==> flow/design.v <==
`timescale 1ns / 1ps
module lcd_controller(
    input clk,
    input rst,
    input en,
    input cmd,
    input [7:0] data,
    output reg [7:4] DB,
    output reg LCD_E,
    output reg LCD_RS,
    output LCD_RW,
    output reg busy
    );
	assign LCD_RW = 0;
  wire buffer_write;
  reg buffer_read;
  reg [7:0] buffer_data;
  reg buffer_cmd;
  wire buffer_full;
  wire buffer_empty;
  reg [8:0] memory [0:31];
  reg [4:0] head, tail;
  always @ (negedge clk, posedge rst)
    if (rst)
      tail <= 0;
    else
      if (buffer_write)
        tail <= tail + 1;
  always @ (posedge clk)
    if (buffer_write)
      memory[tail - 5'd1] <= {cmd, data};
  always @ (negedge clk, posedge rst)
    if (rst)
      head <= 0;
    else
      if (buffer_read)
        head <= head + 1;
  always @ (posedge clk, posedge rst)
    if (rst)
      {buffer_cmd, buffer_data} <= 0;
    else
      if (buffer_read)
        {buffer_cmd, buffer_data} <= memory[head - 5'd1];
  reg [6:0] count;
  always @ (posedge clk, posedge rst)
    if (rst)
      count <= 0;
    else
      case ({buffer_write, buffer_read})
        2'b10: count <= count + 1;
        2'b01: count <= count - 1;
      endcase
  assign buffer_empty = (count == 0) ? 1'b1 : 0;
  assign buffer_full = (count == 7'd31) ? 1'b1 : 0;
  reg [24:0] init_seq_count;
  reg [3:0] init_seq_state;
	reg mode_state;
	parameter INIT_MODE = 1'b0;
	parameter NORMAL_MODE = 1'b1;
  reg [7:0] data_init;
  parameter IDLE = 4'd0;
  parameter FIFTEENMS = 4'd1;
  parameter ONE = 4'd2;
  parameter TWO = 4'd3;
  parameter THREE = 4'd4;
  parameter FOUR = 4'd5;
  parameter FIVE = 4'd6;
  parameter SIX = 4'd7;
  parameter SEVEN = 4'd8;
  parameter EIGHT = 4'd9;
  parameter DONE_POWER_INIT = 4'd10;
  always @ (posedge clk, posedge rst)
    if (rst)
      init_seq_state <= IDLE;
    else
      case (init_seq_state)
        IDLE: init_seq_state <= FIFTEENMS;
        FIFTEENMS:
          if (init_seq_count == (25'd750000 - 25'd1)) init_seq_state <= ONE;
          else init_seq_state <= FIFTEENMS;
        ONE:
          if (init_seq_count == (25'd12 - 25'd1)) init_seq_state <= TWO;
          else init_seq_state <= ONE;
        TWO:
          if (init_seq_count == (25'd205000 - 25'd1)) init_seq_state <= THREE;
          else init_seq_state <= TWO;
        THREE:
          if (init_seq_count == (25'd12 - 25'd1)) init_seq_state <= FOUR;
          else init_seq_state <= THREE;
        FOUR:
          if (init_seq_count == (25'd5000 - 25'd1)) init_seq_state <= FIVE;
          else init_seq_state <= FOUR;
        FIVE:
          if (init_seq_count == (25'd12 - 25'd1)) init_seq_state <= SIX;
          else init_seq_state <= FIVE;
        SIX:
          if (init_seq_count == (25'd2000 - 25'd1)) init_seq_state <= SEVEN;
          else init_seq_state <= SIX;
        SEVEN:
          if (init_seq_count == (25'd12 - 25'd1)) init_seq_state <= EIGHT;
          else init_seq_state <= SEVEN;
        EIGHT:
          if (init_seq_count == (25'd2000 - 25'd1)) init_seq_state <= DONE_POWER_INIT;
          else init_seq_state <= EIGHT;
        default: init_seq_state <= DONE_POWER_INIT;
      endcase
  always @ (posedge clk, posedge rst)
    if (rst)
      init_seq_count <= 0;
    else
      case (init_seq_state)
        FIFTEENMS:
          if (init_seq_count == (25'd750000 - 25'd1)) init_seq_count <= 0;
          else init_seq_count <= init_seq_count + 1;
        ONE, THREE, FIVE, SEVEN:
          if (init_seq_count == (25'd12 - 25'd1)) init_seq_count <= 0;
          else init_seq_count <= init_seq_count + 1;
        TWO:
          if (init_seq_count == (25'd205000 - 25'd1)) init_seq_count <= 0;
          else init_seq_count <= init_seq_count + 1;
        FOUR:
          if (init_seq_count == (25'd5000 - 25'd1)) init_seq_count <= 0;
          else init_seq_count <= init_seq_count + 1;
        SIX, EIGHT:
          if (init_seq_count == (25'd2000 - 25'd1)) init_seq_count <= 0;
          else init_seq_count <= init_seq_count + 1;
      endcase
  reg [3:0] timing_seq_state;
  reg [16:0] timing_count;
  parameter INIT_TIMING = 4'd0;
  parameter HIGH_SETUP = 4'd1;
  parameter HIGH_HOLD = 4'd2;
  parameter ONEUS = 4'd3;
  parameter LOW_SETUP = 4'd4;
  parameter LOW_HOLD = 4'd5;
  parameter FORTYUS = 4'd6;
  parameter CLEAR_HOME_PAUSE = 4'd7;
  parameter DONE_WRITE = 4'd8;
  parameter CLEAR_CMD = 8'h01;
  parameter HOME_CMD = 7'h01;
	reg tx_init;
  always @ (posedge clk, posedge rst)
    if (rst)
      timing_seq_state <= 0;
    else
      case (timing_seq_state)
        INIT_TIMING:
          if (tx_init) timing_seq_state <= HIGH_SETUP;
          else timing_seq_state <= INIT_TIMING;
        HIGH_SETUP:
          if (timing_count == 17'd2 - 17'd1) timing_seq_state <= HIGH_HOLD;
          else timing_seq_state <= HIGH_SETUP;
        HIGH_HOLD:
          if (timing_count == 17'd12 - 17'd1) timing_seq_state <= ONEUS;
          else timing_seq_state <= HIGH_HOLD;
        ONEUS:
          if (timing_count == 17'd50 - 17'd1) timing_seq_state <= LOW_SETUP;
          else timing_seq_state <= ONEUS;
        LOW_SETUP:
          if (timing_count == 17'd2 - 17'd1) timing_seq_state <= LOW_HOLD;
          else timing_seq_state <= LOW_SETUP;
        LOW_HOLD:
          if (timing_count == 17'd12 - 17'd1) timing_seq_state <= FORTYUS;
          else timing_seq_state <= LOW_HOLD;
        FORTYUS:
          if (timing_count == 17'd2000 - 17'd1)
            case (mode_state)
              INIT_MODE:
                if ( (data_init == CLEAR_CMD) || (data_init[7:1] == HOME_CMD) )
                  timing_seq_state <= CLEAR_HOME_PAUSE;
                else
                  timing_seq_state <= DONE_WRITE;
              NORMAL_MODE:
                if ( (buffer_data == CLEAR_CMD ) || (buffer_data[7:1] == HOME_CMD) )
                  timing_seq_state <= CLEAR_HOME_PAUSE;
                else
                  timing_seq_state <= DONE_WRITE;
              default: timing_seq_state <= DONE_WRITE;
            endcase
          else
            timing_seq_state <= FORTYUS;
        CLEAR_HOME_PAUSE:
          if (timing_count == 17'd82000 - 17'd1) timing_seq_state <= DONE_WRITE;
          else timing_seq_state <= CLEAR_HOME_PAUSE;
        DONE_WRITE: timing_seq_state <= INIT_TIMING;
      endcase
  always @ (posedge clk, posedge rst)
    if (rst)
      timing_count <= 0;
    else
      case (timing_seq_state)
        HIGH_SETUP, LOW_SETUP:
          if (timing_count == 17'd2 - 17'd1) timing_count <= 0;
          else timing_count <= timing_count + 1;
        HIGH_HOLD, LOW_HOLD:
          if (timing_count == 17'd12 - 17'd1) timing_count <= 0;
          else timing_count <= timing_count + 1;
        ONEUS:
          if (timing_count == 17'd50 - 17'd1) timing_count <= 0;
          else timing_count <= timing_count + 1;
        FORTYUS:
          if (timing_count == 17'd2000 - 17'd1) timing_count <= 0;
          else timing_count <= timing_count + 1;
        CLEAR_HOME_PAUSE:
          if (timing_count == 17'd82000 - 17'd1) timing_count <= 0;
          else timing_count <= timing_count + 1;
      endcase
  reg [5:0] init_mode_state;
  reg [25:0] main_counter;
  parameter INIT = 6'd0;
  parameter FUNCTION_SET = 6'd1;
  parameter ENTRY_SET = 6'd2;
  parameter SET_DISPLAY = 6'd3;
  parameter CLEAR_DISPLAY = 6'd4;
  parameter SET_ADDR = 6'd5;
  parameter CHAR_L = 6'd6;
  parameter CHAR_C = 6'd7;
  parameter CHAR_D1 = 6'd8;
  parameter CHAR_SPACE = 6'd9;
  parameter CHAR_R = 6'd10;
  parameter CHAR_E = 6'd11;
  parameter CHAR_A = 6'd12;
  parameter CHAR_D2 = 6'd13;
  parameter CHAR_Y = 6'd14;
  parameter ONESEC = 6'd15;
  parameter CLEAR_LCD_READY = 6'd16;
  parameter DONE_INIT_MODE = 6'd17;
  parameter TIMEONESEC = 26'd500000;
  always @ (posedge clk, posedge rst)
    if (rst)
      init_mode_state <= 0;
    else
      case (init_mode_state)
        INIT:
          if (init_seq_state == DONE_POWER_INIT) init_mode_state <= FUNCTION_SET;
          else init_mode_state <= INIT;
        FUNCTION_SET:
          if (timing_seq_state == DONE_WRITE) init_mode_state <= ENTRY_SET;
          else init_mode_state <= FUNCTION_SET;
        ENTRY_SET:
          if (timing_seq_state == DONE_WRITE) init_mode_state <= SET_DISPLAY;
          else init_mode_state <= ENTRY_SET;
        SET_DISPLAY:
          if (timing_seq_state == DONE_WRITE) init_mode_state <= CLEAR_DISPLAY;
          else init_mode_state <= SET_DISPLAY;
        CLEAR_DISPLAY:
          if (timing_seq_state == DONE_WRITE) init_mode_state <= SET_ADDR;
          else init_mode_state <= CLEAR_DISPLAY;
        SET_ADDR:
          if (timing_seq_state == DONE_WRITE) init_mode_state <= CHAR_L;
          else init_mode_state <= SET_ADDR;
        CHAR_L:
          if (timing_seq_state == DONE_WRITE) init_mode_state <= CHAR_C;
          else init_mode_state <= CHAR_L;
        CHAR_C:
          if (timing_seq_state == DONE_WRITE) init_mode_state <= CHAR_D1;
          else init_mode_state <= CHAR_C;
        CHAR_D1:
          if (timing_seq_state == DONE_WRITE) init_mode_state <= CHAR_SPACE;
          else init_mode_state <= CHAR_D1;
        CHAR_SPACE:
          if (timing_seq_state == DONE_WRITE) init_mode_state <= CHAR_R;
          else init_mode_state <= CHAR_SPACE;
        CHAR_R:
          if (timing_seq_state == DONE_WRITE) init_mode_state <= CHAR_E;
          else init_mode_state <= CHAR_R;
        CHAR_E:
          if (timing_seq_state == DONE_WRITE) init_mode_state <= CHAR_A;
          else init_mode_state <= CHAR_E;
        CHAR_A:
          if (timing_seq_state == DONE_WRITE) init_mode_state <= CHAR_D2;
          else init_mode_state <= CHAR_A;
        CHAR_D2:
          if (timing_seq_state == DONE_WRITE) init_mode_state <= CHAR_Y;
          else init_mode_state <= CHAR_D2;
        CHAR_Y:
          if (timing_seq_state == DONE_WRITE) init_mode_state <= ONESEC;
          else init_mode_state <= CHAR_Y;
        ONESEC:
          if (main_counter == TIMEONESEC - 26'd1) init_mode_state <= CLEAR_LCD_READY;
          else init_mode_state <= ONESEC;
        CLEAR_LCD_READY:
          if (timing_seq_state == DONE_WRITE) init_mode_state <= DONE_INIT_MODE;
          else init_mode_state <= CLEAR_LCD_READY;
        default:
          init_mode_state <= DONE_INIT_MODE;
      endcase
  always @ (posedge clk, posedge rst)
    if (rst)
      main_counter <= 0;
    else
      case (init_mode_state)
        ONESEC:
          if (main_counter == TIMEONESEC - 26'd1) main_counter <= 0;
          else main_counter <= main_counter + 1;
        default: main_counter <= 0;
      endcase
	always @ (posedge clk, posedge rst)
		if (rst)
			mode_state <= 0;
		else
			case (mode_state)
				INIT_MODE:
					if (init_mode_state == DONE_INIT_MODE) mode_state <= NORMAL_MODE;
					else mode_state <= INIT_MODE;
				default: mode_state <= NORMAL_MODE;
			endcase
	reg normal_mode_state;
  parameter NORMAL_MODE_IDLE = 1'd0;
  parameter WRITE_DATA = 1'd1;
  always @ (posedge clk, posedge rst)
    if (rst)
      normal_mode_state <= 0;
    else
      case (normal_mode_state)
        NORMAL_MODE_IDLE:
          if (!buffer_empty)
            normal_mode_state <= WRITE_DATA;
          else
            normal_mode_state <= NORMAL_MODE_IDLE;
        WRITE_DATA:
          if (timing_seq_state == DONE_WRITE) normal_mode_state <= NORMAL_MODE_IDLE;
          else normal_mode_state <= WRITE_DATA;
        default: normal_mode_state <= NORMAL_MODE_IDLE;
      endcase
  always @ (*) begin
  	case (mode_state)
  		INIT_MODE:
        case (init_mode_state)
          FUNCTION_SET, ENTRY_SET, SET_DISPLAY, CLEAR_DISPLAY, SET_ADDR,
          CHAR_L, CHAR_C, CHAR_D1, CHAR_SPACE, CHAR_R, CHAR_E, CHAR_A, CHAR_D2,
          CHAR_Y, CLEAR_LCD_READY:
            tx_init <= 1'b1;
          default:
            tx_init <= 0;
        endcase
  		NORMAL_MODE:
  			case (normal_mode_state)
          WRITE_DATA:
  					tx_init <= 1'b1;
  				default:
  					tx_init <= 0;
  			endcase
  	endcase
  end
  always @ (*)
		case (mode_state)
			INIT_MODE:
				case (init_mode_state)
				  CHAR_L, CHAR_C, CHAR_D1, CHAR_SPACE, CHAR_R, CHAR_E, CHAR_A,
				  CHAR_D2, CHAR_Y:
            LCD_RS <= 1'b1;
				  default:
            LCD_RS <= 0;
				endcase
			NORMAL_MODE:
				case (normal_mode_state)
          WRITE_DATA:
            LCD_RS <= ~buffer_cmd;
					default:
            LCD_RS <= 0;
				endcase
		endcase
  always @ (*)
		case (init_mode_state)
		  FUNCTION_SET: data_init <= 8'h28;
		  ENTRY_SET: data_init <= 8'h06;
		  SET_DISPLAY: data_init <= 8'h0D;
		  CLEAR_DISPLAY, CLEAR_LCD_READY: data_init <= 8'h01;
		  SET_ADDR: data_init <= 8'h80;
		  CHAR_L: data_init <= 8'h4C;
		  CHAR_C: data_init <= 8'h43;
		  CHAR_D1: data_init <= 8'h44;
		  CHAR_SPACE: data_init <= 8'h20;
		  CHAR_R: data_init <= 8'h72;
		  CHAR_E: data_init <= 8'h65;
		  CHAR_A: data_init <= 8'h61;
		  CHAR_D2: data_init <= 8'h64;
		  CHAR_Y: data_init <= 8'h79;
		  default: data_init <= 0;
		endcase
  always @ (*)
		case (mode_state)
			INIT_MODE:
				case (init_mode_state)
				  INIT:
            case (init_seq_state)
              ONE, THREE, FIVE:
                DB <= 4'h3;
              SEVEN:
                DB <= 4'h2;
              default: DB <= 0;
            endcase
				  default:
            case (timing_seq_state)
              HIGH_SETUP, HIGH_HOLD: DB <= data_init[7:4];
              LOW_SETUP, LOW_HOLD: DB <= data_init[3:0];
              default: DB <= 0;
            endcase
				endcase
			NORMAL_MODE:
        case (normal_mode_state)
          WRITE_DATA:
            case (timing_seq_state)
              HIGH_SETUP, HIGH_HOLD: DB <= buffer_data[7:4];
              LOW_SETUP, LOW_HOLD: DB <= buffer_data[3:0];
              default: DB <= 0;
            endcase
          default: DB <= 0;
        endcase
		endcase
  always @ (*)
		case (mode_state)
			INIT_MODE:
				case (init_mode_state)
				  INIT:
            case (init_seq_state)
              ONE, THREE, FIVE, SEVEN:
                LCD_E <= 1'b1;
              default: LCD_E <= 0;
            endcase
				  default:
            case (timing_seq_state)
              HIGH_SETUP, LOW_SETUP: LCD_E <= 0;
              HIGH_HOLD, LOW_HOLD: LCD_E <= 1'b1;
              default: LCD_E <= 0;
            endcase
				endcase
			NORMAL_MODE:
				case (timing_seq_state)
					HIGH_SETUP, LOW_SETUP: LCD_E <= 0;
					HIGH_HOLD, LOW_HOLD: LCD_E <= 1'b1;
					default: LCD_E <= 0;
				 endcase
		endcase
  always @ (*)
		case (mode_state)
			INIT_MODE:
				case (init_mode_state)
				  DONE_INIT_MODE: busy <= 1'b0;
				  default: busy <= 1'b1;
				endcase
			NORMAL_MODE:
        if (buffer_full) busy <= 1'b1;
        else busy <= 1'b0;
		endcase
  assign buffer_write = ((en) && (!buffer_full)) ? 1'b1 : 0;
  always @ (posedge clk, posedge rst)
    if (rst)
      buffer_read <= 0;
    else
      case (mode_state)
        NORMAL_MODE:
          case (normal_mode_state)
            NORMAL_MODE_IDLE:
              if (!buffer_empty) buffer_read <= 1'b1;
              else buffer_read <= 0;
            default: buffer_read <= 0;
          endcase
        default:
          buffer_read <= 0;
      endcase
endmodule
`timescale 1ns / 1ps
module snaptest(
  input clk,
  input rst,
  input busy,
  input PS2_CLK,
  input PS2_DATA,
  output reg en,
  output reg cmd,
  output reg [7:0] data,
  output reg [7:0] LED
  );
  reg ps2cf;
  reg ps2df;
  wire en_sr_clk_filter;
  wire en_sr_data_filter;
  wire [7:0] ps2_clk_filter;
  wire [7:0] ps2_data_filter;
  shift_register_8bit S1 (
    .clk(clk),
    .rst(rst),
    .en(en_sr_clk_filter),
    .din(PS2_CLK),
    .sr(ps2_clk_filter)
    );
  shift_register_8bit S2 (
    .clk(clk),
    .rst(rst),
    .en(en_sr_data_filter),
    .din(PS2_DATA),
    .sr(ps2_data_filter)
    );
  assign en_sr_clk_filter = 1'b1;
  always @ (posedge clk, posedge rst)
    if (rst)
      ps2cf <= 1'b1;   
    else
      if (ps2_clk_filter == 8'hff) ps2cf <= 1'b1;
      else if (ps2_clk_filter == 8'h00) ps2cf <= 0;
  assign en_sr_data_filter = 1'b1;
  always @ (posedge clk, posedge rst)
    if (rst)
      ps2df <= 1'b1;   
    else
      if (ps2_data_filter == 8'hff) ps2df <= 1'b1;
      else if (ps2_data_filter == 8'h00) ps2df <= 0;
  wire en_sr_keyval1;
  wire en_sr_keyval2;
  wire en_sr_keyval3;
  wire [10:0] sr_val1;
  wire [10:0] sr_val2;
  wire [10:0] sr_val3;
  reg [7:0] keyval1;
  reg [7:0] keyval2;
  reg [7:0] keyval3;
  shift_register_11bit SE1 (
    .clk(clk),
    .rst(rst),
    .en(en_sr_keyval1),
    .din(ps2df),
    .sr(sr_val1)
    );
  shift_register_11bit SE2 (
    .clk(clk),
    .rst(rst),
    .en(en_sr_keyval2),
    .din(ps2df),
    .sr(sr_val2)
    );
  shift_register_11bit SE3 (
    .clk(clk),
    .rst(rst),
    .en(en_sr_keyval3),
    .din(ps2df),
    .sr(sr_val3)
    );
  reg [4:0] state;
  reg [3:0] bit_count;
  parameter IDLE = 5'd0;
  parameter WTCLKLO1 = 5'd1;
  parameter SHIFT1_IN = 5'd2;
  parameter WTCLKHI1 = 5'd3;
  parameter GETKEY1 = 5'd4;
  parameter WTCLKLO2 = 5'd5;
  parameter SHIFT2_IN = 5'd6;
  parameter WTCLKHI2 = 5'd7;
  parameter GETKEY2 = 5'd8;
  parameter BREAKEY = 5'd9;
  parameter WTCLKLO3 = 5'd10;
  parameter SHIFT3_IN = 5'd11;
  parameter WTCLKHI3 = 5'd12;
  parameter GETKEY3 = 5'd13;
  parameter SENDDATA = 5'd14;
  parameter SENDASCII = 5'd15;
  parameter SENDBACKSPACE = 5'd16;
  parameter SENDARROWKEY = 5'd17;
  parameter SENDCAPSLOCK = 5'd18;
  always @ (posedge clk, posedge rst) begin
    if (rst) begin
      state <= 0;
    end
    else begin
      case (state)
        IDLE:
          if (ps2df) state <= IDLE;
          else state <= WTCLKLO1;
        WTCLKLO1:
          case (ps2cf)
            1'b0: state <= SHIFT1_IN;
            1'b1:
              if (bit_count == 11) state <= GETKEY1;
              else state <= WTCLKLO1;
          endcase
        SHIFT1_IN: state <= WTCLKHI1;
        WTCLKHI1:
          if (ps2cf) state <= WTCLKLO1;
          else state <= WTCLKHI1;
        GETKEY1: state <= WTCLKLO2;
		    WTCLKLO2:
          case (ps2cf)
            1'b0: state <= SHIFT2_IN;
            1'b1:
              if (bit_count == 11) state <= GETKEY2;
              else state <= WTCLKLO2;
          endcase
        SHIFT2_IN: state <= WTCLKHI2;
        WTCLKHI2:
          if (ps2cf) state <= WTCLKLO2;
          else state <= WTCLKHI2;
        GETKEY2: state <= BREAKEY;
        BREAKEY:
          if (keyval2 == 8'hF0)
            state <= WTCLKLO3;
          else if (keyval1 == 8'hE0)
            state <= WTCLKLO1;
          else if ((keyval1 == 8'hF0) && ((keyval2 == 8'h12) || (keyval2 == 8'h59)))  
            state <= IDLE;
          else
            state <= WTCLKLO2;
        WTCLKLO3:
          case (ps2cf)
            1'b0: state <= SHIFT3_IN;
            1'b1:
              if (bit_count == 11) state <= GETKEY3;
              else state <= WTCLKLO3;
          endcase
        SHIFT3_IN: state <= WTCLKHI3;
        WTCLKHI3:
          if (ps2cf) state <= WTCLKLO3;
          else state <= WTCLKHI3;
        GETKEY3: state <= SENDDATA;
		    SENDDATA:
    			case (keyval3)
    				8'h66: state <= SENDBACKSPACE;
    				8'h75, 8'h6B, 8'h72, 8'h74: state <= SENDARROWKEY;
            8'h12, 8'h59: state <= IDLE;  
            8'h58: state <= SENDCAPSLOCK;
    				default: state <= SENDASCII;
    			endcase
        SENDASCII:
          if (keyval1 == 8'h12)
            state <= WTCLKLO2;
          else
            state <= IDLE;
		    SENDARROWKEY, SENDBACKSPACE, SENDCAPSLOCK: state <= IDLE;
		endcase
    end
  end
  always @ (posedge clk, posedge rst) begin
    if (rst) begin
      bit_count <= 0;
    end
    else begin
      case (state)
        WTCLKHI1, WTCLKHI2, WTCLKHI3:
          if (ps2cf) bit_count <= bit_count + 1;
        GETKEY1, GETKEY2, GETKEY3:
          bit_count <= 0;
        default:
          bit_count <= bit_count;
      endcase
    end
  end
  assign en_sr_keyval1 = (state == SHIFT1_IN) ? 1'b1 : 0;
  assign en_sr_keyval2 = (state == SHIFT2_IN) ? 1'b1 : 0;
  assign en_sr_keyval3 = (state == SHIFT3_IN) ? 1'b1 : 0;
  always @ (posedge clk, posedge rst) begin
    if (rst)
      keyval1 <= 0;
    else
      if (state == GETKEY1)
        keyval1 <= sr_val1[9:1];
  end
  always @ (posedge clk, posedge rst) begin
    if (rst)
      keyval2 <= 0;
    else
      if (state == GETKEY2)
        keyval2 <= sr_val2[9:1];
  end
  always @ (posedge clk, posedge rst) begin
    if (rst)
      keyval3 <= 0;
    else
      if (state == GETKEY3)
        keyval3 <= sr_val3[9:1];
  end
	reg data_ready;
	always @ (*)
		if (state == SENDDATA)
			data_ready <= 1'b1;
		else
			data_ready <= 0;
	reg [7:0] ascii;
	reg ascii_read;
	reg backspace_read;
	reg arrowkey_read;
  reg shiftkey_read;
  reg capslock_read;
  always @ (*)
    if (state == SENDCAPSLOCK)
      capslock_read <= 1'b1;
    else
      capslock_read <= 0;
  always @ (*)
    if ((state == SENDASCII) && ((keyval1 == 8'h12) || (keyval1 == 8'h59)))
      shiftkey_read <= 1'b1;
    else
      shiftkey_read <= 0;
  always @ (*)
    if (state == SENDASCII)
      ascii_read <= 1'b1;
    else
      ascii_read <= 0;
  always @ (*)
    if (state == SENDBACKSPACE)
      backspace_read <= 1'b1;
    else
      backspace_read <= 0;
  always @ (*)
    if (state == SENDARROWKEY)
      arrowkey_read <= 1'b1;
    else
      arrowkey_read <= 0;
  parameter caps_small_base = 8'h61;
	parameter caps_large_base = 8'h41;
	reg [7:0] caps_base;
	always @ (posedge clk, posedge rst)
    if (rst)
      caps_base <= caps_small_base;
    else
      if (capslock_read)
        case (caps_base)
          caps_small_base:
            if (keyval3 == 8'h58) caps_base <= caps_large_base;
            else caps_base <= caps_small_base;
          caps_large_base:
            if (keyval3 == 8'h58) caps_base <= caps_small_base;
            else caps_base <= caps_large_base;
        endcase
	always @ (posedge clk, posedge rst) begin
		if (rst) begin
			ascii <= 0;
		end
		else begin
			if (state == SENDASCII) begin
				case (keyval3)
					8'h1C:
            if (shiftkey_read)
              case (caps_base)
                caps_small_base: ascii <= (caps_large_base + 0);
                caps_large_base: ascii <= (caps_small_base + 0);
              endcase
            else
              ascii <= (caps_base + 0);	 
					8'h32:
            if (shiftkey_read)
              case (caps_base)
                caps_small_base: ascii <= (caps_large_base + 1);
                caps_large_base: ascii <= (caps_small_base + 1);
              endcase
            else
              ascii <= (caps_base + 1);	 
					8'h21:
            if (shiftkey_read)
              case (caps_base)
                caps_small_base: ascii <= (caps_large_base + 2);
                caps_large_base: ascii <= (caps_small_base + 2);
              endcase
            else
              ascii <= (caps_base + 2);	 
					8'h23:
            if (shiftkey_read)
              case (caps_base)
                caps_small_base: ascii <= (caps_large_base + 3);
                caps_large_base: ascii <= (caps_small_base + 3);
              endcase
            else
              ascii <= (caps_base + 3);	 
					8'h24:
            if (shiftkey_read)
              case (caps_base)
                caps_small_base: ascii <= (caps_large_base + 4);
                caps_large_base: ascii <= (caps_small_base + 4);
              endcase
            else
              ascii <= (caps_base + 4);	 
					8'h2B:
            if (shiftkey_read)
              case (caps_base)
                caps_small_base: ascii <= (caps_large_base + 5);
                caps_large_base: ascii <= (caps_small_base + 5);
              endcase
            else
              ascii <= (caps_base + 5);	 
					8'h34:
            if (shiftkey_read)
              case (caps_base)
                caps_small_base: ascii <= (caps_large_base + 6);
                caps_large_base: ascii <= (caps_small_base + 6);
              endcase
            else
              ascii <= (caps_base + 6);	 
					8'h33:
            if (shiftkey_read)
              case (caps_base)
                caps_small_base: ascii <= (caps_large_base + 7);
                caps_large_base: ascii <= (caps_small_base + 7);
              endcase
            else
              ascii <= (caps_base + 7);	 
					8'h43:
            if (shiftkey_read)
              case (caps_base)
                caps_small_base: ascii <= (caps_large_base + 8);
                caps_large_base: ascii <= (caps_small_base + 8);
              endcase
            else
              ascii <= (caps_base + 8);	 
					8'h3B:
            if (shiftkey_read)
              case (caps_base)
                caps_small_base: ascii <= (caps_large_base + 9);
                caps_large_base: ascii <= (caps_small_base + 9);
              endcase
            else
              ascii <= (caps_base + 9);	 
					8'h42:
            if (shiftkey_read)
              case (caps_base)
                caps_small_base: ascii <= (caps_large_base + 10);
                caps_large_base: ascii <= (caps_small_base + 10);
              endcase
            else
              ascii <= (caps_base + 10);	 
					8'h4B:
            if (shiftkey_read)
              case (caps_base)
                caps_small_base: ascii <= (caps_large_base + 11);
                caps_large_base: ascii <= (caps_small_base + 11);
              endcase
            else
              ascii <= (caps_base + 11);	 
					8'h3A:
            if (shiftkey_read)
              case (caps_base)
                caps_small_base: ascii <= (caps_large_base + 12);
                caps_large_base: ascii <= (caps_small_base + 12);
              endcase
            else
              ascii <= (caps_base + 12);	 
					8'h31:
            if (shiftkey_read)
              case (caps_base)
                caps_small_base: ascii <= (caps_large_base + 13);
                caps_large_base: ascii <= (caps_small_base + 13);
              endcase
            else
              ascii <= (caps_base + 13);	 
					8'h44:
            if (shiftkey_read)
              case (caps_base)
                caps_small_base: ascii <= (caps_large_base + 14);
                caps_large_base: ascii <= (caps_small_base + 14);
              endcase
            else
              ascii <= (caps_base + 14);	 
					8'h4D:
            if (shiftkey_read)
              case (caps_base)
                caps_small_base: ascii <= (caps_large_base + 15);
                caps_large_base: ascii <= (caps_small_base + 15);
              endcase
            else
              ascii <= (caps_base + 15);	 
					8'h15:
            if (shiftkey_read)
              case (caps_base)
                caps_small_base: ascii <= (caps_large_base + 16);
                caps_large_base: ascii <= (caps_small_base + 16);
              endcase
            else
              ascii <= (caps_base + 16);	 
					8'h2D:
            if (shiftkey_read)
              case (caps_base)
                caps_small_base: ascii <= (caps_large_base + 17);
                caps_large_base: ascii <= (caps_small_base + 17);
              endcase
            else
              ascii <= (caps_base + 17);	 
					8'h1B:
            if (shiftkey_read)
              case (caps_base)
                caps_small_base: ascii <= (caps_large_base + 18);
                caps_large_base: ascii <= (caps_small_base + 18);
              endcase
            else
              ascii <= (caps_base + 18);	 
					8'h2C:
            if (shiftkey_read)
              case (caps_base)
                caps_small_base: ascii <= (caps_large_base + 19);
                caps_large_base: ascii <= (caps_small_base + 19);
              endcase
            else
              ascii <= (caps_base + 19);	 
					8'h3C:
            if (shiftkey_read)
              case (caps_base)
                caps_small_base: ascii <= (caps_large_base + 20);
                caps_large_base: ascii <= (caps_small_base + 20);
              endcase
            else
              ascii <= (caps_base + 20);	 
					8'h2A:
            if (shiftkey_read)
              case (caps_base)
                caps_small_base: ascii <= (caps_large_base + 21);
                caps_large_base: ascii <= (caps_small_base + 21);
              endcase
            else
              ascii <= (caps_base + 21);	 
					8'h1D:
            if (shiftkey_read)
              case (caps_base)
                caps_small_base: ascii <= (caps_large_base + 22);
                caps_large_base: ascii <= (caps_small_base + 22);
              endcase
            else
              ascii <= (caps_base + 22);	 
					8'h22:
            if (shiftkey_read)
              case (caps_base)
                caps_small_base: ascii <= (caps_large_base + 23);
                caps_large_base: ascii <= (caps_small_base + 23);
              endcase
            else
              ascii <= (caps_base + 23);	 
					8'h35:
            if (shiftkey_read)
              case (caps_base)
                caps_small_base: ascii <= (caps_large_base + 24);
                caps_large_base: ascii <= (caps_small_base + 24);
              endcase
            else
              ascii <= (caps_base + 24);	 
					8'h1A:
            if (shiftkey_read)
              case (caps_base)
                caps_small_base: ascii <= (caps_large_base + 25);
                caps_large_base: ascii <= (caps_small_base + 25);
              endcase
            else
              ascii <= (caps_base + 25);	 
					8'h45, 8'h70: ascii <= 8'h30;	 
					8'h16, 8'h69: ascii <= 8'h31;	 
					8'h1E, 8'h72: ascii <= 8'h32;	 
					8'h26, 8'h7A: ascii <= 8'h33;	 
					8'h25, 8'h6B: ascii <= 8'h34;	 
					8'h2E, 8'h73: ascii <= 8'h35;	 
					8'h36, 8'h74: ascii <= 8'h36;	 
					8'h3D, 8'h6C: ascii <= 8'h37;	 
					8'h3E, 8'h75: ascii <= 8'h38;	 
					8'h46, 8'h7D: ascii <= 8'h39;	 
					8'h29: ascii <= 8'h20;
					default: ascii <= 8'h41;
				endcase
			end
		end
	end
	assign caps_lock_make_code = (keyval3 == 8'h58) ? 1'b1 : 0;
  parameter S_IDLE = 5'd0;
  parameter S_2 = 5'd2;
  parameter S_ASCII = 5'd3;
  parameter S_WRASCII1 = 5'd4;
  parameter S_WRASCII2 = 5'd5;
  parameter S_WRASCII3 = 5'd6;
  parameter S_CNT16 = 5'd7;
  parameter S_CNT32 = 5'd8;
  parameter S_BACKSPACE = 5'd9;
  parameter S_MOVEADDRLOWRIGHTA = 5'd10;
  parameter S_MOVEADDRLOWRIGHTB = 5'd11;
  parameter S_MOVEADDRLEFTA = 5'd12;
  parameter S_WRSPACE = 5'd13;
  parameter S_MOVEADDRLEFTB = 5'd14;
  parameter S_ARROWKEY = 5'd15;
  parameter S_MOVEADDRARWUP = 5'd16;
  parameter S_MOVEADDRARWDOWN = 5'd17;
  parameter S_MOVEADDRARWLEFT = 5'd18;
  parameter S_MOVEADDRARWRIGHT = 5'd19;
  reg [4:0] data_controller_state;
  reg [5:0] char_count;
  always @ (posedge clk, posedge rst)
    if (rst)
      data_controller_state <= S_IDLE;
    else
      case(data_controller_state)
        S_IDLE:
    			if (!caps_lock_make_code)
            if (char_count == 6'd32)
              data_controller_state <= S_CNT32;
            else
      				case ({busy, data_ready})
      					2'b10: data_controller_state <= S_IDLE;
      					2'b01: data_controller_state <= S_2;
      					default: data_controller_state <= S_IDLE;
      				endcase
    			else
    				data_controller_state <= S_IDLE;
        S_2:
    			if (backspace_read)
    				data_controller_state <= S_BACKSPACE;
    			else if (ascii_read)
    				data_controller_state <= S_ASCII;
    			else if (arrowkey_read)
    				data_controller_state <= S_ARROWKEY;
        S_ASCII:
          if (char_count == 6'd16)
            data_controller_state <= S_CNT16;
          else
            data_controller_state <= S_WRASCII1;
  		  S_WRASCII1: data_controller_state <= S_WRASCII2;
  		  S_WRASCII2:
    			if (!busy)
    				data_controller_state <= S_WRASCII3;
    			else
    				data_controller_state <= S_WRASCII2;
  		  S_WRASCII3: data_controller_state <= S_IDLE;
  		  S_CNT16: data_controller_state <= S_WRASCII1;
  		  S_CNT32: data_controller_state <= S_IDLE;
  		  S_BACKSPACE:
    			if (char_count == 0)
    				data_controller_state <= S_MOVEADDRLOWRIGHTA;
    			else
    				data_controller_state <= S_MOVEADDRLEFTA;
  		  S_MOVEADDRLEFTA: data_controller_state <= S_WRSPACE;
  		  S_MOVEADDRLOWRIGHTA: data_controller_state <= S_WRSPACE;
  		  S_WRSPACE:
    			if (char_count == 0)
    				data_controller_state <= S_MOVEADDRLOWRIGHTB;
    			else
    				data_controller_state <= S_MOVEADDRLEFTB;
  		  S_MOVEADDRLEFTB: data_controller_state <= S_IDLE;
  		  S_MOVEADDRLOWRIGHTB: data_controller_state <= S_IDLE;
  		  S_ARROWKEY:
          case (keyval3)
            8'h75: data_controller_state <= S_MOVEADDRARWUP;
            8'h72: data_controller_state <= S_MOVEADDRARWDOWN;
            8'h6B: data_controller_state <= S_MOVEADDRARWLEFT;
            8'h74: data_controller_state <= S_MOVEADDRARWRIGHT;
          endcase
        S_MOVEADDRARWUP: data_controller_state <= S_IDLE;
        S_MOVEADDRARWDOWN: data_controller_state <= S_IDLE;
        S_MOVEADDRARWLEFT: data_controller_state <= S_IDLE;
        S_MOVEADDRARWRIGHT: data_controller_state <= S_IDLE;
		endcase
  reg [5:0] char_count_sub;
  reg line_bit;
	always @ (*)
    if (char_count <= 6'd16)
      line_bit <= 0;
    else
      line_bit <= 1'b1;
	always @ (*)
    if (char_count <= 6'd16)
      char_count_sub <= 6'd1;
    else
      char_count_sub <= 6'd17;
  always @ (posedge clk, posedge rst)
    if (rst)
      {cmd,data} <= 0;
    else
  		case (data_controller_state)
  			S_WRASCII3: {cmd,data} <= {1'b0, ascii};
  			S_CNT16: {cmd,data} <= {1'b1, 8'hC0};
  			S_CNT32: {cmd,data} <= {1'b1, 8'h80};
  			S_MOVEADDRLEFTA,
        S_MOVEADDRLEFTB:
          {cmd, data} <= {1'b1, 1'b1, line_bit, char_count[5:0] - char_count_sub};
  			S_WRSPACE: {cmd, data} <= {1'b0, 8'h20};
  			S_MOVEADDRLOWRIGHTA, S_MOVEADDRLOWRIGHTB:
  				{cmd, data} <= {1'b1, 8'hCF};
        S_MOVEADDRARWUP, S_MOVEADDRARWDOWN:
          if (line_bit)
            {cmd, data} <= {1'b1, 1'b1, ~line_bit, char_count[5:0] - char_count_sub + 6'd1};
          else
            {cmd, data} <= {1'b1, 1'b1, ~line_bit, char_count[5:0]};
        S_MOVEADDRARWLEFT:
          if (char_count == 6'd16)
            {cmd, data} <= {1'b1, 8'h8F};
          else if (char_count == 6'd0)
            {cmd, data} <= {1'b1, 8'hCF};
          else
            {cmd, data} <= {1'b1, 1'b1, line_bit, char_count[5:0] - char_count_sub};
        S_MOVEADDRARWRIGHT:
          if (char_count == 6'd15)
            {cmd, data} <= {1'b1, 8'hC0};
          else if (char_count == 6'd31)
            {cmd, data} <= {1'b1, 8'h80};
          else
            {cmd, data} <= {1'b1, 1'b1, line_bit, char_count[5:0] - char_count_sub + 6'd2};
  		endcase
  always @ (posedge clk)
    if (rst)
      en <= 0;
    else
  		case (data_controller_state)
  			S_WRASCII3,
        S_CNT16,
        S_CNT32,
        S_MOVEADDRLEFTA,
        S_MOVEADDRLEFTB,
  			S_WRSPACE,
        S_MOVEADDRLOWRIGHTA,
        S_MOVEADDRLOWRIGHTB,
        S_MOVEADDRARWUP,
        S_MOVEADDRARWDOWN,
        S_MOVEADDRARWLEFT,
        S_MOVEADDRARWRIGHT:
  				en <= 1'b1;
  			default:
  				en <= 0;
		  endcase
	always @ (posedge clk, posedge rst) begin
		if (rst)
			char_count <= 0;
		else
			case (data_controller_state)
				S_WRASCII3: char_count <= char_count + 1;
				S_CNT32: char_count <= 0;
				S_MOVEADDRLEFTB: char_count <= char_count - 1;
        S_MOVEADDRLOWRIGHTB: char_count <= 6'd31;
        S_MOVEADDRARWUP,
        S_MOVEADDRARWDOWN:
          if (char_count > 16)
            char_count <= char_count - 6'd16;
          else
            char_count <= char_count + 6'd16;
        S_MOVEADDRARWLEFT:
          if (char_count == 6'd0)
            char_count <= 6'd31;
          else
            char_count <= char_count - 1;
        S_MOVEADDRARWRIGHT:
          if (char_count == 6'd31)
            char_count <= 0;
          else
            char_count <= char_count + 1;
			endcase
	end
	always @ (posedge clk, posedge rst) begin
    if (rst)
      LED <= 0;
    else
		  LED <= keyval1;
  end
endmodule
module shift_register_11bit(
  input clk,
  input rst,
  input en,
  input din,
  output reg [10:0] sr
  );
  always @ (posedge clk, posedge rst)
    if (rst)
      sr <= 0;
    else
      if (en)
        sr <= {din, sr[10:1]};
endmodule
module shift_register_8bit(
  input clk,
  input rst,
  input en,
  input din,
  output reg [7:0] sr
  );
  always @ (posedge clk, posedge rst)
    if (rst)
      sr <= 8'hff;
    else
      if (en)
        sr <= {din, sr[7:1]};
endmodule
`timescale 1ns / 1ps
module lcd_top(
  input clk,
  input rst,
  input PS2_CLK,
  input PS2_DATA,
  output [7:4] DB,
  output LCD_E,
  output LCD_RS,
  output LCD_RW,
  output [7:0] LED
  );
  wire busy;
  wire cmd;
  wire en;
  wire [7:0] data;
  snaptest LD1 (
    .clk(clk),
    .rst(rst),
    .busy(busy),
	 .PS2_CLK(PS2_CLK),
	 .PS2_DATA(PS2_DATA),
    .cmd(cmd),
    .en(en),
    .data(data),
	 .LED(LED)
    );
  lcd_controller LC1 (
    .clk(clk),
    .rst(rst),
    .en(en),
    .cmd(cmd),
    .data(data),
    .DB(DB),
    .LCD_E(LCD_E),
    .LCD_RS(LCD_RS),
    .LCD_RW(LCD_RW),
    .busy(busy)
    );
endmodule
* From RTL to reports: lcd_top *
The steps from the RTL of lcd_top to its reports follow in flow order.
Lines are those of the file above, counted from 1.
Operators carry their Yosys type and port widths (W data, S select, Z words).
Library cell names are shortened.
A cell with - has no value.

set-up
  top = lcd_top
  clock input = clk
  standard-cell library = sky130hd
  timing corner = tt_025C_1v80

* Elaborated design *
Source: Yosys, flattened and elaborated, memories not mapped. Widths are those after wreduce. Registers that Yosys merges into a memory's read port (data or address) are not register bits. Print and check cells do not count.
Memory sizes are those after Yosys's memory passes, which may raise the word count (mostly to a power of two), join words into wider ones and drop unused or constant bits.

storage and ports
  register bits after elaboration = 230
  memory bits (writable) = 288
  bits in read-only memories = 336
  word width x clocked read ports = 10
  memory cells = 5
  input port bits = 4

memories
  name             words  bits a word  read ports  write ports  line  RTL
  LC1.memory       32     9            1           1            21    reg [8:0] memory [0:31];
  (no name shown)  32     8            1           0            365   case (init_mode_state)
  (no name shown)  32     1            1           0            329   case (init_mode_state)
  (no name shown)  32     1            1           0            1091  case (data_controller_state)
  (no name shown)  16     1            1           0            349   case (init_mode_state)

operators by class
  add/sub/neg operators = 42
  $lt $le $gt $ge = 2
  eq/ne operators = 186
  muxes and demuxes = 201
  bitwise operators = 4
  reduce/logical cells = 64

operator list
  operator               count
  $pmux W8 S2            27
  $pmux W8 S37           1
  $mux W8                29
  $eq A8 B7 Y1 const B   24
  $eq A8 B6 Y1 const B   23
  $pmux W25 S5           1
  $mux W25               5
  $ne A4 B2 Y1 const B   26
  $pmux W6 S17           1
  $pmux W5 S17           1
  $pmux W17 S5           1
  $mux W17               5
  $eq A5 B4 Y1 const B   16
  $add A8 B5 Y8 const B  10
  $eq A8 B5 Y1 const B   10
  $pmux W8 S9            1
  $add A8 B4 Y8 const B  8
  $pmux W5 S11           1
  $eq A6 B4 Y1 const B   9
  $mux W26               2
  $mux W1                51
  $mux W5                10
  $reduce_or A2 Y1       21
  $pmux W6 S7            1
  $eq A5 B3 Y1 const B   8
  $eq A8 B8 Y1 const B   5
  $pmux W4 S10           1
  $mux W4                10

Other operator kinds: 85; their cells: 191.

* Depth *
Yosys ltp: most cells in a row. Word level: on the elaborated netlist, between registers, memories and ports. Mapped: between sequential cells and ports; inverters and the memories' decode and read muxes count.

depth
  depth after elaboration = 9
  ABC_AREA = 1
  depth in mapped cells = 17

* Mapped cells and area *
The flow's flattened synthesis, as Yosys stat reports it; memories are mapped. The netlist is that of the ABC_AREA named above (0 if unset); the other value can give another one.

cells by type
  type      count  total area (um^2)
  edfxtp_1  288    8.65E+03
  dfrtp_1   221    5.53E+03
  nand2_1   539    2,023.19
  nor2_1    438    1.64E+03
  o21ai_0   259    1.3E+03
  inv_1     273    1.02E+03
  nand3_1   164    820.787
  dfstp_2   22     578.054
  nand4_1   75     469.2
  ha_1      35     437.92
  xor2_1    48     420.403
  o211ai_1  55     412.896
  a21oi_1   71     355.341
  nor3_1    59     295.283
  o221ai_1  32     280.269
  dfrtn_1   10     250.24
  nor4_1    33     206.448
  clkbuf_1  49     183.926

Other cell types: 46; their cells: 229.

mapped netlist
  mapped cells = 2,900
  cell area after synthesis = 0.0265367 mm^2
  mapped flip-flops = 542

==> results <==
Below are 4 stored runs of the flow (Yosys, OpenROAD; platform sky130hd) on lcd_top, each with its settings and what was measured, unordered. Constraints: input delay and output delay 20% of the set period each, output load 0.01 pF.
"power" is the tool's figure for a default switching activity; nothing was simulated.

Flow run 1
==> flow/run.sh <==
#!/bin/bash
# the make line also repeats the synthesis and layout settings of config.mk as NAME=value (left out here)
make -C /OpenROAD-flow-scripts/flow DESIGN_CONFIG=/design/flow/config.mk WORK_HOME=/design/flow/orfs CLKGATE_MAP_FILE= finish
==> flow/config.mk <==
export PLATFORM = sky130hd
export DESIGN_NAME = lcd_top
export DESIGN_NICKNAME = lcd_top
export VERILOG_FILES = /design/flow/design.v
export SDC_FILE = /design/flow/constraint.sdc
export NUM_CORES = 4
export LEC_CHECK = 0
export ABC_AREA = 1
export CAP_MARGIN = 20
export CORE_ASPECT_RATIO = 1.76
export CORE_MARGIN = 2
export CORE_UTILIZATION = 40
export CTS_CLUSTER_SIZE = 81
export GPL_ROUTABILITY_DRIVEN = 0
export GPL_TIMING_DRIVEN = 0
export MAX_ROUTING_LAYER = met4
export MIN_ROUTING_LAYER = met2
export PLACE_DENSITY_LB_ADDON = 0.06
export SLEW_MARGIN = 25
export TNS_END_PERCENT = 65
==> flow/constraint.sdc <==
create_clock -name core_clock -period 16.1 [get_ports {clk}]
set_input_delay 3.2200 -clock core_clock [delete_from_list [all_inputs] [get_ports {clk}]]
set_output_delay 3.2200 -clock core_clock [all_outputs]
set_load 0.01 [all_outputs]

==> results of flow run 1 <==
chip area after synthesis (Yosys): 0.0265367 mm^2
die area: 0.0685005 mm^2
standard-cell area of the final layout: 0.029965 mm^2
utilization: 0.455
worst setup slack after layout: 3,437 ps
total negative slack: 0 ps
worst hold slack: 363 ps
power: 2,909 µW

Flow run 2
==> flow/run.sh <==
#!/bin/bash
# the make line also repeats the synthesis and layout settings of config.mk as NAME=value (left out here)
make -C /OpenROAD-flow-scripts/flow DESIGN_CONFIG=/design/flow/config.mk WORK_HOME=/design/flow/orfs CLKGATE_MAP_FILE= finish
==> flow/config.mk <==
export PLATFORM = sky130hd
export DESIGN_NAME = lcd_top
export DESIGN_NICKNAME = lcd_top
export VERILOG_FILES = /design/flow/design.v
export SDC_FILE = /design/flow/constraint.sdc
export NUM_CORES = 4
export LEC_CHECK = 0
export CAP_MARGIN = 20
export CORE_MARGIN = 2
export CORE_UTILIZATION = 40
export SETUP_SLACK_MARGIN = -1.39
export SLEW_MARGIN = 20
==> flow/constraint.sdc <==
create_clock -name core_clock -period 14.7 [get_ports {clk}]
set_input_delay 2.9400 -clock core_clock [delete_from_list [all_inputs] [get_ports {clk}]]
set_output_delay 2.9400 -clock core_clock [all_outputs]
set_load 0.01 [all_outputs]

==> results of flow run 2 <==
chip area after synthesis (Yosys): 0.0250027 mm^2
die area: 0.0645236 mm^2
standard-cell area of the final layout: 0.0278792 mm^2
utilization: 0.452
worst setup slack after layout: 3,745 ps
total negative slack: 0 ps
worst hold slack: 363 ps
power: 3,096 µW

Flow run 3
==> flow/run.sh <==
#!/bin/bash
# the make line also repeats the synthesis and layout settings of config.mk as NAME=value (left out here)
make -C /OpenROAD-flow-scripts/flow DESIGN_CONFIG=/design/flow/config.mk WORK_HOME=/design/flow/orfs CLKGATE_MAP_FILE= finish
==> flow/config.mk <==
export PLATFORM = sky130hd
export DESIGN_NAME = lcd_top
export DESIGN_NICKNAME = lcd_top
export VERILOG_FILES = /design/flow/design.v
export SDC_FILE = /design/flow/constraint.sdc
export NUM_CORES = 4
export LEC_CHECK = 0
export ABC_AREA = 1
export CAP_MARGIN = 0
export CELL_PAD_IN_SITES_GLOBAL_PLACEMENT = 1
export CORE_ASPECT_RATIO = 1.12
export CORE_MARGIN = 2
export CORE_UTILIZATION = 72
export GPL_ROUTABILITY_DRIVEN = 1
export GPL_TIMING_DRIVEN = 0
export MAX_ROUTING_LAYER = met4
export PLACE_DENSITY_LB_ADDON = 0.11
export SETUP_SLACK_MARGIN = 0.92
export SLEW_MARGIN = 20
==> flow/constraint.sdc <==
create_clock -name core_clock -period 8.38 [get_ports {clk}]
set_input_delay 1.6760 -clock core_clock [delete_from_list [all_inputs] [get_ports {clk}]]
set_output_delay 1.6760 -clock core_clock [all_outputs]
set_load 0.01 [all_outputs]

==> results of flow run 3 <==
did not finish, placement stopped with FLW-0024

Flow run 4
==> flow/run.sh <==
#!/bin/bash
# the make line also repeats the synthesis and layout settings of config.mk as NAME=value (left out here)
make -C /OpenROAD-flow-scripts/flow DESIGN_CONFIG=/design/flow/config.mk WORK_HOME=/design/flow/orfs CLKGATE_MAP_FILE= finish
==> flow/config.mk <==
export PLATFORM = sky130hd
export DESIGN_NAME = lcd_top
export DESIGN_NICKNAME = lcd_top
export VERILOG_FILES = /design/flow/design.v
export SDC_FILE = /design/flow/constraint.sdc
export NUM_CORES = 4
export LEC_CHECK = 0
export CAP_MARGIN = 0
export CORE_MARGIN = 2
export CORE_UTILIZATION = 17
export CTS_CLUSTER_DIAMETER = 91
export GPL_ROUTABILITY_DRIVEN = 0
export MAX_ROUTING_LAYER = met4
export MIN_ROUTING_LAYER = met1
export PLACE_DENSITY_LB_ADDON = 0.3
export SETUP_SLACK_MARGIN = 2.57
export SLEW_MARGIN = 20
export TNS_END_PERCENT = 60
==> flow/constraint.sdc <==
create_clock -name core_clock -period 9.9 [get_ports {clk}]
set_input_delay 1.9800 -clock core_clock [delete_from_list [all_inputs] [get_ports {clk}]]
set_output_delay 1.9800 -clock core_clock [all_outputs]
set_load 0.01 [all_outputs]

==> results of flow run 4 <==
chip area after synthesis (Yosys): 0.0250027 mm^2
die area: 0.15016 mm^2
standard-cell area of the final layout: 0.0302853 mm^2
utilization: 0.208
worst setup slack after layout: 2,557 ps
total negative slack: 0 ps
worst hold slack: 367 ps
power: 4,917 µW
